==> flow/design.v <==
module  rgb_hsv(
	input                         clk,
	input                         rst,	
	input	     [7:0]            rgb_r,
	input	     [7:0]            rgb_g,
	input	     [7:0]            rgb_b,	
	output reg [8:0] 			  hsv_h, 
	output reg [7:0] 			  hsv_s, 
	output reg [7:0] 			  hsv_v  
);
reg [7:0] top; 
reg [13:0] top_60; 
reg [2:0] rgb_se;
reg [2:0] rgb_se_n; 
reg [7:0] max; 
reg [7:0] min; 
reg [7:0] max_min; 
reg [7:0] hsv_s_m;
reg [7:0] max_n;
reg [7:0] division; 
wire r_g, r_b, g_b;
assign r_g = (rgb_r > rgb_g)? 1'b1:1'b0; 
assign r_b = (rgb_r > rgb_b)? 1'b1:1'b0; 
assign g_b = (rgb_g > rgb_b)? 1'b1:1'b0; 
always @ (posedge clk or negedge rst)
begin
	if (!rst)
	begin
		max <= 8'd0;
		min <= 8'd0;
		top <= 8'd0;
		rgb_se <= 3'b010;
	end
	else 
	begin
	case ({r_g,r_b,g_b})
	3'b000:
			begin 
			max <= rgb_b;
			min <= rgb_r;
			top <= rgb_g - rgb_r; 
			rgb_se <= 3'b000;
			end
	3'b001:
			begin 
			max <= rgb_g;
			min <= rgb_r;
			top <= rgb_b - rgb_r; 
			rgb_se <= 3'b001;
			end
	3'b011:
			begin 
			max <= rgb_g;
			min <= rgb_b;
			top <= rgb_r - rgb_b; 
			rgb_se <= 3'b011;
			end
	3'b100:
			begin 
			max <= rgb_b;
			min <= rgb_g;
			top <= rgb_r - rgb_g; 
			rgb_se <= 3'b100;
			end
	3'b110:
			begin 
			max <= rgb_r;
			min <= rgb_g;
			top <= rgb_b - rgb_g; 
			rgb_se <= 3'b110;
			end
	3'b111:
			begin 
			max <= rgb_r;
			min <= rgb_b;
			top <= rgb_g - rgb_b; 
			rgb_se <= 3'b111;
			end
	default
			begin
			max <= 8'd0;
			min <= 8'd0;
			top <= 8'd0;
			rgb_se <= 3'b010;
			end
	endcase
end
end
always @ (posedge clk or negedge rst)
begin
	if (!rst)
		begin
		top_60 <= 14'd0;
		rgb_se_n <= 3'b010;
		max_min <= 8'd0;
		max_n <= 8'd0;
		end
	else
		begin
		top_60 <= {top,6'b000000} - {top,2'b00}; 
		rgb_se_n <= rgb_se;
		max_min <= max - min;
		max_n <= max;
		end
end
always @ (*)
begin
	division = (max_min > 8'd0) ? top_60 / max_min : 8'd240; 
end
always @ (posedge clk or negedge rst)
begin
	if (!rst)
		hsv_h <= 9'd0;
	else 
	begin
	case (rgb_se_n)
	3'b000:
			hsv_h <= 9'd240 - division; 
	3'b001:
			hsv_h <= 9'd120 + division; 
	3'b011:
			hsv_h <= 9'd120 - division; 
	3'b100:
			hsv_h <= 9'd240 + division; 
	3'b110:
			hsv_h <= 9'd360 - division; 
	3'b111:
			hsv_h <= division; 
	default
			hsv_h <= 9'd0;
	endcase
end
end
always @ (*)
begin
	hsv_s_m = (max_n > 8'd0)? ((max_min == max_n) ? 8'd255 : {max_min[7:0],8'b00000000} / max_n) : 8'd0;
end
always@(posedge clk or negedge rst)
begin
	if (!rst)
      hsv_s <= 8'd0;
	else
	hsv_s <= hsv_s_m;
end
always@(posedge clk or negedge rst)
begin
  if (!rst)
  hsv_v <= 8'd0;
  else
  hsv_v <= max_n;
 end
endmodule
module HSVComparator (
    input   clk,
    input wire [8:0] hsv_get_h, hsv_get_s, hsv_get_v,
    input wire [8:0] hsv_set_h, hsv_set_s, hsv_set_v,
    input wire [2:0] threshold_level,
    output reg [1:0] similar_flag  
);
parameter THRESHOLD1_H = 60, THRESHOLD1_S = 32, THRESHOLD1_V = 32;   
parameter THRESHOLD2_H = 15, THRESHOLD2_S = 8,  THRESHOLD2_V = 8;  
parameter THRESHOLD3_H = 10, THRESHOLD3_S = 5,  THRESHOLD3_V = 5;  
parameter THRESHOLD4_H = 5,  THRESHOLD4_S = 3,  THRESHOLD4_V = 3;   
reg [8:0] h_diff, s_diff, v_diff;
function [8:0] abs_diff;
    input [8:0] a, b;
    if (a > b) begin
        abs_diff = a - b;
    end else begin
        abs_diff = b - a;
    end
endfunction
always @(posedge clk) begin
    similar_flag <= 2'b0;  
    h_diff = abs_diff(hsv_get_h, hsv_set_h);
    s_diff = abs_diff(hsv_get_s, hsv_set_s);
    v_diff = abs_diff(hsv_get_v, hsv_set_v);
    if (h_diff > 180) begin
        h_diff = 360 - h_diff;
    end
    if ({hsv_set_h,hsv_set_s,hsv_set_v} == 24'b0)begin
        similar_flag <= 2'b10;
    end
    else begin
    case(threshold_level)
        3'b000: begin  
            if (h_diff <= THRESHOLD1_H && s_diff <= THRESHOLD1_S && v_diff <= THRESHOLD1_V) begin
                similar_flag <= 2'b01;  
            end
        end
        3'b001: begin  
            if (h_diff <= THRESHOLD2_H && s_diff <= THRESHOLD2_S && v_diff <= THRESHOLD2_V) begin
                similar_flag <= 2'b01;  
            end
        end
        3'b010: begin  
            if (h_diff <= THRESHOLD3_H && s_diff <= THRESHOLD3_S && v_diff <= THRESHOLD3_V) begin
                similar_flag <= 2'b01;  
            end
        end
        3'b111: begin  
            if (h_diff <= THRESHOLD4_H && s_diff <= THRESHOLD4_S && v_diff <= THRESHOLD4_V) begin
                similar_flag <= 2'b01;  
            end
        end
        default: ;  
    endcase 
    end
end
endmodule
module color_match (
    input  wire       clk,
    input  wire       rst_n,
    input  wire [7:0] get_r,
    input  wire [7:0] get_g,
    input  wire [7:0] get_b,
    input  wire [7:0] set_r,
    input  wire [7:0] set_g,
    input  wire [7:0] set_b,
    input  wire [2:0] threshold_level,
    output wire [8:0] get_h,
    output wire [7:0] get_s,
    output wire [7:0] get_v,
    output wire [8:0] set_h,
    output wire [7:0] set_s,
    output wire [7:0] set_v,
    output wire [1:0] similar_flag
);
    rgb_hsv rgb_hsv_get_inst (
        .clk   (clk),
        .rst   (rst_n),
        .rgb_r (get_r),
        .rgb_g (get_g),
        .rgb_b (get_b),
        .hsv_h (get_h),
        .hsv_s (get_s),
        .hsv_v (get_v)
    );
    rgb_hsv rgb_hsv_set_inst (
        .clk   (clk),
        .rst   (rst_n),
        .rgb_r (set_r),
        .rgb_g (set_g),
        .rgb_b (set_b),
        .hsv_h (set_h),
        .hsv_s (set_s),
        .hsv_v (set_v)
    );
    HSVComparator HSVComparator_inst (
        .clk             (clk),
        .hsv_get_h       (get_h),
        .hsv_get_s       ({1'b0, get_s}),
        .hsv_get_v       ({1'b0, get_v}),
        .hsv_set_h       (set_h),
        .hsv_set_s       ({1'b0, set_s}),
        .hsv_set_v       ({1'b0, set_v}),
        .threshold_level (threshold_level),
        .similar_flag    (similar_flag)
    );
endmodule
# Step by step through the tools: color_match
# Tool output for the design above before and after an edit, in the order of the flow.
# "before" refers to lines of the RTL above, "after" to lines of the edited file.
# "delta": "after" minus "before" as printed here. "change_rel_pct": 100 x difference / "before".
# Library cell names are shortened.
# The mark n/a stands for no value.
# setup
top_module,color_match
clk_port,clk
lib,sky130hd
lib_corner,tt_025C_1v80

# The edit
# Unified diff, file above to edited file.
# The edit is scripted: it alters the design's behaviour and was not made to optimise anything.
# begin of diff
@@ -134,5 +134,5 @@
 always @ (*)
 begin
-	hsv_s_m = (max_n > 8'd0)? ((max_min == max_n) ? 8'd255 : {max_min[7:0],8'b00000000} / max_n) : 8'd0;
+	hsv_s_m = (max_n > 8'd0)? ((max_min == max_n) ? 8'd255 : {max_min[7:0],8'b00000000} >> max_n) : 8'd0;
 end
 always@(posedge clk or negedge rst)
# end of diff

# Word-level counts
# Counts by Yosys on the flattened word-level netlist (proc, flatten, opt, wreduce; memories kept). Register bits leave out memories and registers merged into their read ports (data or address); mux counts leave out enables and synchronous resets folded into registers. Print and check cells are left out. Cells with the same type and inputs are merged into one.
# classes
item,before,after,delta,change_rel_pct
n_addsub,33,33,0,0.00
multipliers,0,0,0,n/a
n_div,4,2,-2,-50.00
compare,26,26,0,0.00
n_eq,25,25,0,0.00
shifts,0,2,2,n/a
mux,31,31,0,0.00
n_logic,0,0,0,n/a
reduce_and_logical,26,26,0,0.00
# ops
op,before,after,delta,change_rel_pct
16-bit by 8-bit divider with 16-bit output,2,0,-2,-100.00
16-bit by 8-bit >> shifter with 8-bit output,0,2,2,n/a
# Unchanged operator kinds not shown: 35.
# word_totals
item,before,after,delta,change_rel_pct
ff_bits,172,172,0,0.00
latch_bits,0,0,0,n/a
ramBits,0,0,0,n/a
mem_bits_ro,0,0,0,n/a
clocked_rd_ports_x_width,0,0,0,n/a
mem_count,0,0,0,n/a
word_cells,168,168,0,0.00

# Logic depth
# Depth = most cells in a row (Yosys ltp): at word level without a register or memory, in the mapped netlist without a sequential cell, where the memories' decode and read muxes count.
# logic_depth
item,before,after,delta,change_rel_pct
word_depth,9,9,0,0.00
ABC_AREA,0,0,n/a,n/a
mapped_depth,151,139,-12,-7.95
ltp_nobuf,142,129,-13,-9.15

# Netlist
# The flow's flattened synthesis, as Yosys stat reports it; memories are mapped. The netlist is that of the ABC_AREA named above (0 if unset); the other value can give another one.
# synth_totals
item,before,after,delta,change_rel_pct
mapped_cells,4320,2972,-1348,-31.20
mapped_area_mm2,0.0332469,0.0234763,-0.0097706,-29.39
ffs,168,168,0,0.00
n_buf,128,88,-40,-31.25
# types
cell_type,before,after,delta,change_rel_pct
ha_1,518,331,-187,-36.10
nor2_1,357,258,-99,-27.73
o21a_1,183,84,-99,-54.10
o21ai_0,256,159,-97,-37.89
nand2_1,285,200,-85,-29.82
nor3_1,184,107,-77,-41.85
a21o_1,185,114,-71,-38.38
a21oi_1,288,222,-66,-22.92
mux2_2,100,42,-58,-58.00
inv_1,315,278,-37,-11.75
nand2b_1,75,40,-35,-46.67
clkbuf_1,107,75,-32,-29.91
xor2_1,89,57,-32,-35.96
or3_1,44,14,-30,-68.18
and2_1,34,10,-24,-70.59
xnor2_1,156,134,-22,-14.10
nand3_1,68,46,-22,-32.35
nor2b_1,66,47,-19,-28.79
# Unchanged cell types not shown: 13.
# Not every row of either side is listed.
# The figures by module come from a second, unflattened synthesis with its own total; it is not the netlist above.
# hier_totals
item,before,after,delta,change_rel_pct
hier_cells,4318,3143,-1175,-27.21
area_unflattened_mm2,0.0331968,0.0247688,-0.0084280,-25.39
# Each row is one instance without its submodules.
# by_module_before
module,instances,cells,area_mm2
rgb_hsv,2,1917,0.0149431
HSVComparator,1,483,0.0033069
color_match,1,1,0.0000038
# by_module_after
module,instances,cells,area_mm2
rgb_hsv,2,1343,0.0108191
HSVComparator,1,456,0.0031267
color_match,1,1,0.0000038

# Timing after synthesis
# Path of least setup slack by OpenSTA after synthesis, without wires, with an ideal clock, recovery checks aside; 20% of the period is set as input and as output delay. Where synthesis merged equal registers, the netlist keeps one of their names.
# synth_timing
item,before,after,delta,change_rel_pct
kind,register -> register,register -> register,n/a,n/a
startpoint,register rgb_hsv_get_inst.max_n[0],register rgb_hsv_set_inst.max_min[6],n/a,n/a
endpoint,register rgb_hsv_get_inst.hsv_s[0],register rgb_hsv_set_inst.hsv_h[4],n/a,n/a
tclk_ns,28.0,28.0,0.0,0.00
t_arrival_ns,29.542,25.307,-4.235,-14.34
t_required_ns,27.846,27.863,0.017,0.06
path_slack_ns,-1.697,2.556,4.253,n/a
delay_ns,29.696,25.444,-4.252,-14.32
path_stages,146,120,-26,-17.81
n_path_buf,9,7,-2,-22.22
period_less_setup_slack_ns,29.697,25.444,-4.253,-14.32
# "delay_ns" = arrival - input delay + setup time.
# "path_stages": output pins that drive a net of the path, with the launching flip-flop's if there is one; two outputs of one cell count as two.
# "period_less_setup_slack_ns" = period - worst setup slack (recovery checks aside). The figure is calculated, with input and output delays left at 20% of the set period.
# The rows between start and end are the longest chain of elaborated cells between them; the timing report does not say that the signal goes this way. Where chains are equally long, one stands for them.
# Each line given opens the expression or statement behind the cell; cells for indexed reads and writes are added by Yosys, which also makes memories of some case tables.
# At most two assigning lines are given for a register; there are more.
# synth_between_before
cell_sequence,dfrtp_1 -> clkbuf_1 -> clkinv_1 -> ha_1 -> a21oi_1 -> a21oi_1 -> ha_1 -> or4b_2 -> o311ai_0 -> a32oi_1 -> ha_1 -> o211ai_1 -> a211oi_4 -> mux2i_1 -> inv_1 -> ha_1 -> or3_1 -> o22a_1 -> [... 110 more ...] -> nor2_1 -> o21ai_0 -> nand2b_1 -> a21oi_1 -> inv_1 -> a311oi_1 -> and3_1 -> mux2_1 -> mux2_2 -> ha_1 -> a21o_1 -> a21oi_1 -> nor2_1 -> nand2b_1 -> nand4_1 -> a2111oi_0 -> o2111a_1 -> a21oi_1
elab_chain_cells,3
cone_cells,5
classes_between,div: 1; compare: 1; eq/ne: 1; mux: 2
# synth_lines_before
item,line_no,rtl
start: declaration,19,reg [7:0] max_n;
start: assignment,96,max_n <= 8'd0;
start: assignment,103,max_n <= max;
16-bit by 8-bit divider with 16-bit output,136,"hsv_s_m = (max_n > 8'd0)? ((max_min == max_n) ? 8'd255 : {max_min[7:0],8'b00000000} / max_n) : 8'd0;"
8-bit 2-to-1 mux (2 in a row),136,
end: assignment,141,hsv_s <= 8'd0;
end: assignment,143,hsv_s <= hsv_s_m;
end: declaration,8,"output reg [7:0] hsv_s,"
# synth_between_after
cell_sequence,dfrtp_1 -> buf_2 -> or4_1 -> buf_2 -> or3_1 -> nor2_1 -> a21oi_1 -> a21oi_1 -> ha_1 -> o21a_1 -> or4_1 -> and3_1 -> inv_1 -> ha_1 -> a21oi_1 -> a211oi_1 -> a221o_1 -> ha_1 -> [... 84 more ...] -> a21o_1 -> a21oi_1 -> nor2b_1 -> o21ai_0 -> nand2_1 -> a21o_1 -> inv_1 -> nand2_1 -> o41ai_2 -> nand4_1 -> nand2_1 -> ha_1 -> a31oi_1 -> xnor2_1 -> nand2_1 -> o21ai_0 -> a221oi_1 -> a21oi_1
elab_chain_cells,4
cone_cells,9
classes_between,add/sub: 5; div: 1; compare: 1; mux: 2
# synth_lines_after
item,line_no,rtl
start: declaration,17,reg [7:0] max_min;
start: assignment,95,max_min <= 8'd0;
start: assignment,102,max_min <= max - min;
14-bit by 8-bit divider with 14-bit output,108,division = (max_min > 8'd0) ? top_60 / max_min : 8'd240;
8-bit 2-to-1 mux,108,
9-bit by 8-bit subtractor with 9-bit output,126,hsv_h <= 9'd360 - division;
9-bit case mux with 6-bit select,116,case (rgb_se_n)
end: assignment,118,hsv_h <= 9'd240 - division;
end: assignment,120,hsv_h <= 9'd120 + division;
end: declaration,7,"output reg [8:0] hsv_h,"

# Worst path after layout
# Path of least setup slack in the final report of the runs of set A (OpenROAD, finished layout, wires in). Where an end is a register, its clock arrival counts in the times.
# layout_timing
item,before,after,delta,change_rel_pct
kind,register -> register,register -> register,n/a,n/a
startpoint,register rgb_hsv_get_inst.max_n[6],register rgb_hsv_set_inst.max_min[5],n/a,n/a
endpoint,register rgb_hsv_get_inst.hsv_s[0],register rgb_hsv_set_inst.hsv_h[8],n/a,n/a
tclk_ns,28.0,28.0,0.0,0.00
t_arrival_ns,27.07,26.51,-0.56,-2.07
t_required_ns,28.36,28.29,-0.07,-0.25
path_slack_ns,1.29,1.78,0.49,n/a
path_stages,137,122,-15,-10.95
n_path_buf,5,6,1,20.00
# The rows between start and end are the longest chain of elaborated cells between them; the timing report does not say that the signal goes this way. Where chains are equally long, one stands for them.
# At most two assigning lines are given for a register; there are more.
# layout_between_before
cell_sequence,dfrtp_1 -> nor4_4 -> nand2_1 -> nor2_2 -> a21oi_1 -> a21oi_1 -> ha_1 -> or4b_2 -> o311ai_1 -> a32oi_1 -> ha_1 -> o211ai_1 -> a211oi_4 -> mux2i_1 -> inv_1 -> ha_1 -> or3_1 -> o22a_1 -> [... 101 more ...] -> nor2_1 -> o21ai_2 -> nand2b_1 -> a21oi_2 -> inv_1 -> a311oi_2 -> and3_1 -> mux2_1 -> mux2_2 -> ha_1 -> a21o_1 -> a21oi_1 -> nor2_1 -> nand2b_1 -> nand4_1 -> a2111oi_2 -> o2111a_1 -> a21oi_1
elab_chain_cells,3
cone_cells,5
classes_between,div: 1; compare: 1; eq/ne: 1; mux: 2
# layout_lines_before
item,line_no,rtl
start: declaration,19,reg [7:0] max_n;
start: assignment,96,max_n <= 8'd0;
start: assignment,103,max_n <= max;
16-bit by 8-bit divider with 16-bit output,136,"hsv_s_m = (max_n > 8'd0)? ((max_min == max_n) ? 8'd255 : {max_min[7:0],8'b00000000} / max_n) : 8'd0;"
8-bit 2-to-1 mux (2 in a row),136,
end: assignment,141,hsv_s <= 8'd0;
end: assignment,143,hsv_s <= hsv_s_m;
end: declaration,8,"output reg [7:0] hsv_s,"
# layout_between_after
cell_sequence,dfrtp_1 -> or4_4 -> or3_1 -> nor2_1 -> a21oi_1 -> a21oi_1 -> ha_1 -> o21a_1 -> or4_1 -> and3_1 -> inv_1 -> ha_1 -> o211ai_1 -> a211oi_4 -> a221o_1 -> ha_1 -> o211a_1 -> o21ai_2 -> [... 86 more ...] -> ha_1 -> nand4_1 -> nor3b_1 -> a21oi_1 -> nand2_1 -> a21o_1 -> inv_1 -> nand4b_1 -> o41ai_2 -> nand4_1 -> nand2_1 -> ha_1 -> a41oi_1 -> nand2_1 -> a21oi_1 -> nand2_1 -> o211ai_1 -> o22ai_1
elab_chain_cells,4
cone_cells,9
classes_between,add/sub: 5; div: 1; compare: 1; mux: 2
# layout_lines_after
item,line_no,rtl
start: declaration,17,reg [7:0] max_min;
start: assignment,95,max_min <= 8'd0;
start: assignment,102,max_min <= max - min;
14-bit by 8-bit divider with 14-bit output,108,division = (max_min > 8'd0) ? top_60 / max_min : 8'd240;
8-bit 2-to-1 mux,108,
9-bit by 8-bit subtractor with 9-bit output,126,hsv_h <= 9'd360 - division;
9-bit case mux with 6-bit select,116,case (rgb_se_n)
end: assignment,118,hsv_h <= 9'd240 - division;
end: assignment,120,hsv_h <= 9'd120 + division;
end: declaration,7,"output reg [8:0] hsv_h,"

# Measured runs
# Both versions went through the flow (Yosys, OpenROAD) with the same settings in each pair. Constraints: input delay and output delay 20% of the set period each, output load 0.01 pF.
# flow_settings_set_A
CORE_UTILIZATION,40
PLACE_DENSITY,0.6
period_ns,28.0
CAP_MARGIN,20
CORE_MARGIN,2
SLEW_MARGIN,20
# results_set_A
item,before,after,delta,change_rel_pct
yosys.chip_area_mm2,0.0332469,0.0234763,-0.0097706,-29.39
design_die_area_mm2,0.0854393,0.060644,-0.0247953,-29.02
finalCellArea_mm2,0.0394516,0.0265304,-0.0129212,-32.75
finalUtil_frac,0.48,0.458,-0.022,n/a
timing.setup.ws_ns,1.289,1.777,0.488,n/a
total_negative_slack_ns,0.000,0.000,0.000,n/a
period_less_ws_ns,26.711,26.223,-0.488,-1.83
# flow_settings_set_B
CAP_MARGIN,40
CORE_ASPECT_RATIO,0.57
CORE_MARGIN,3
CORE_UTILIZATION,31
CTS_CLUSTER_DIAMETER,136
MIN_ROUTING_LAYER,met1
SETUP_SLACK_MARGIN,1.79
SLEW_MARGIN,5
period_ns,36.2
# results_set_B
item,before,after,delta,change_rel_pct
yosys.chip_area_mm2,0.0332469,0.0234763,-0.0097706,-29.39
design_die_area_mm2,0.111368,0.0791999,-0.0321681,-28.88
finalCellArea_mm2,0.0366814,0.0261914,-0.0104900,-28.60
finalUtil_frac,0.346,0.353,0.007,n/a
timing.setup.ws_ns,3.773,5.981,2.208,n/a
total_negative_slack_ns,0.000,0.000,0.000,n/a
period_less_ws_ns,32.427,30.219,-2.208,-6.81
# By "period_less_ws_ns" is meant the clock period of the run minus its worst setup slack. This is arithmetic on one report: input and output delays are still those of the set period (20% each).
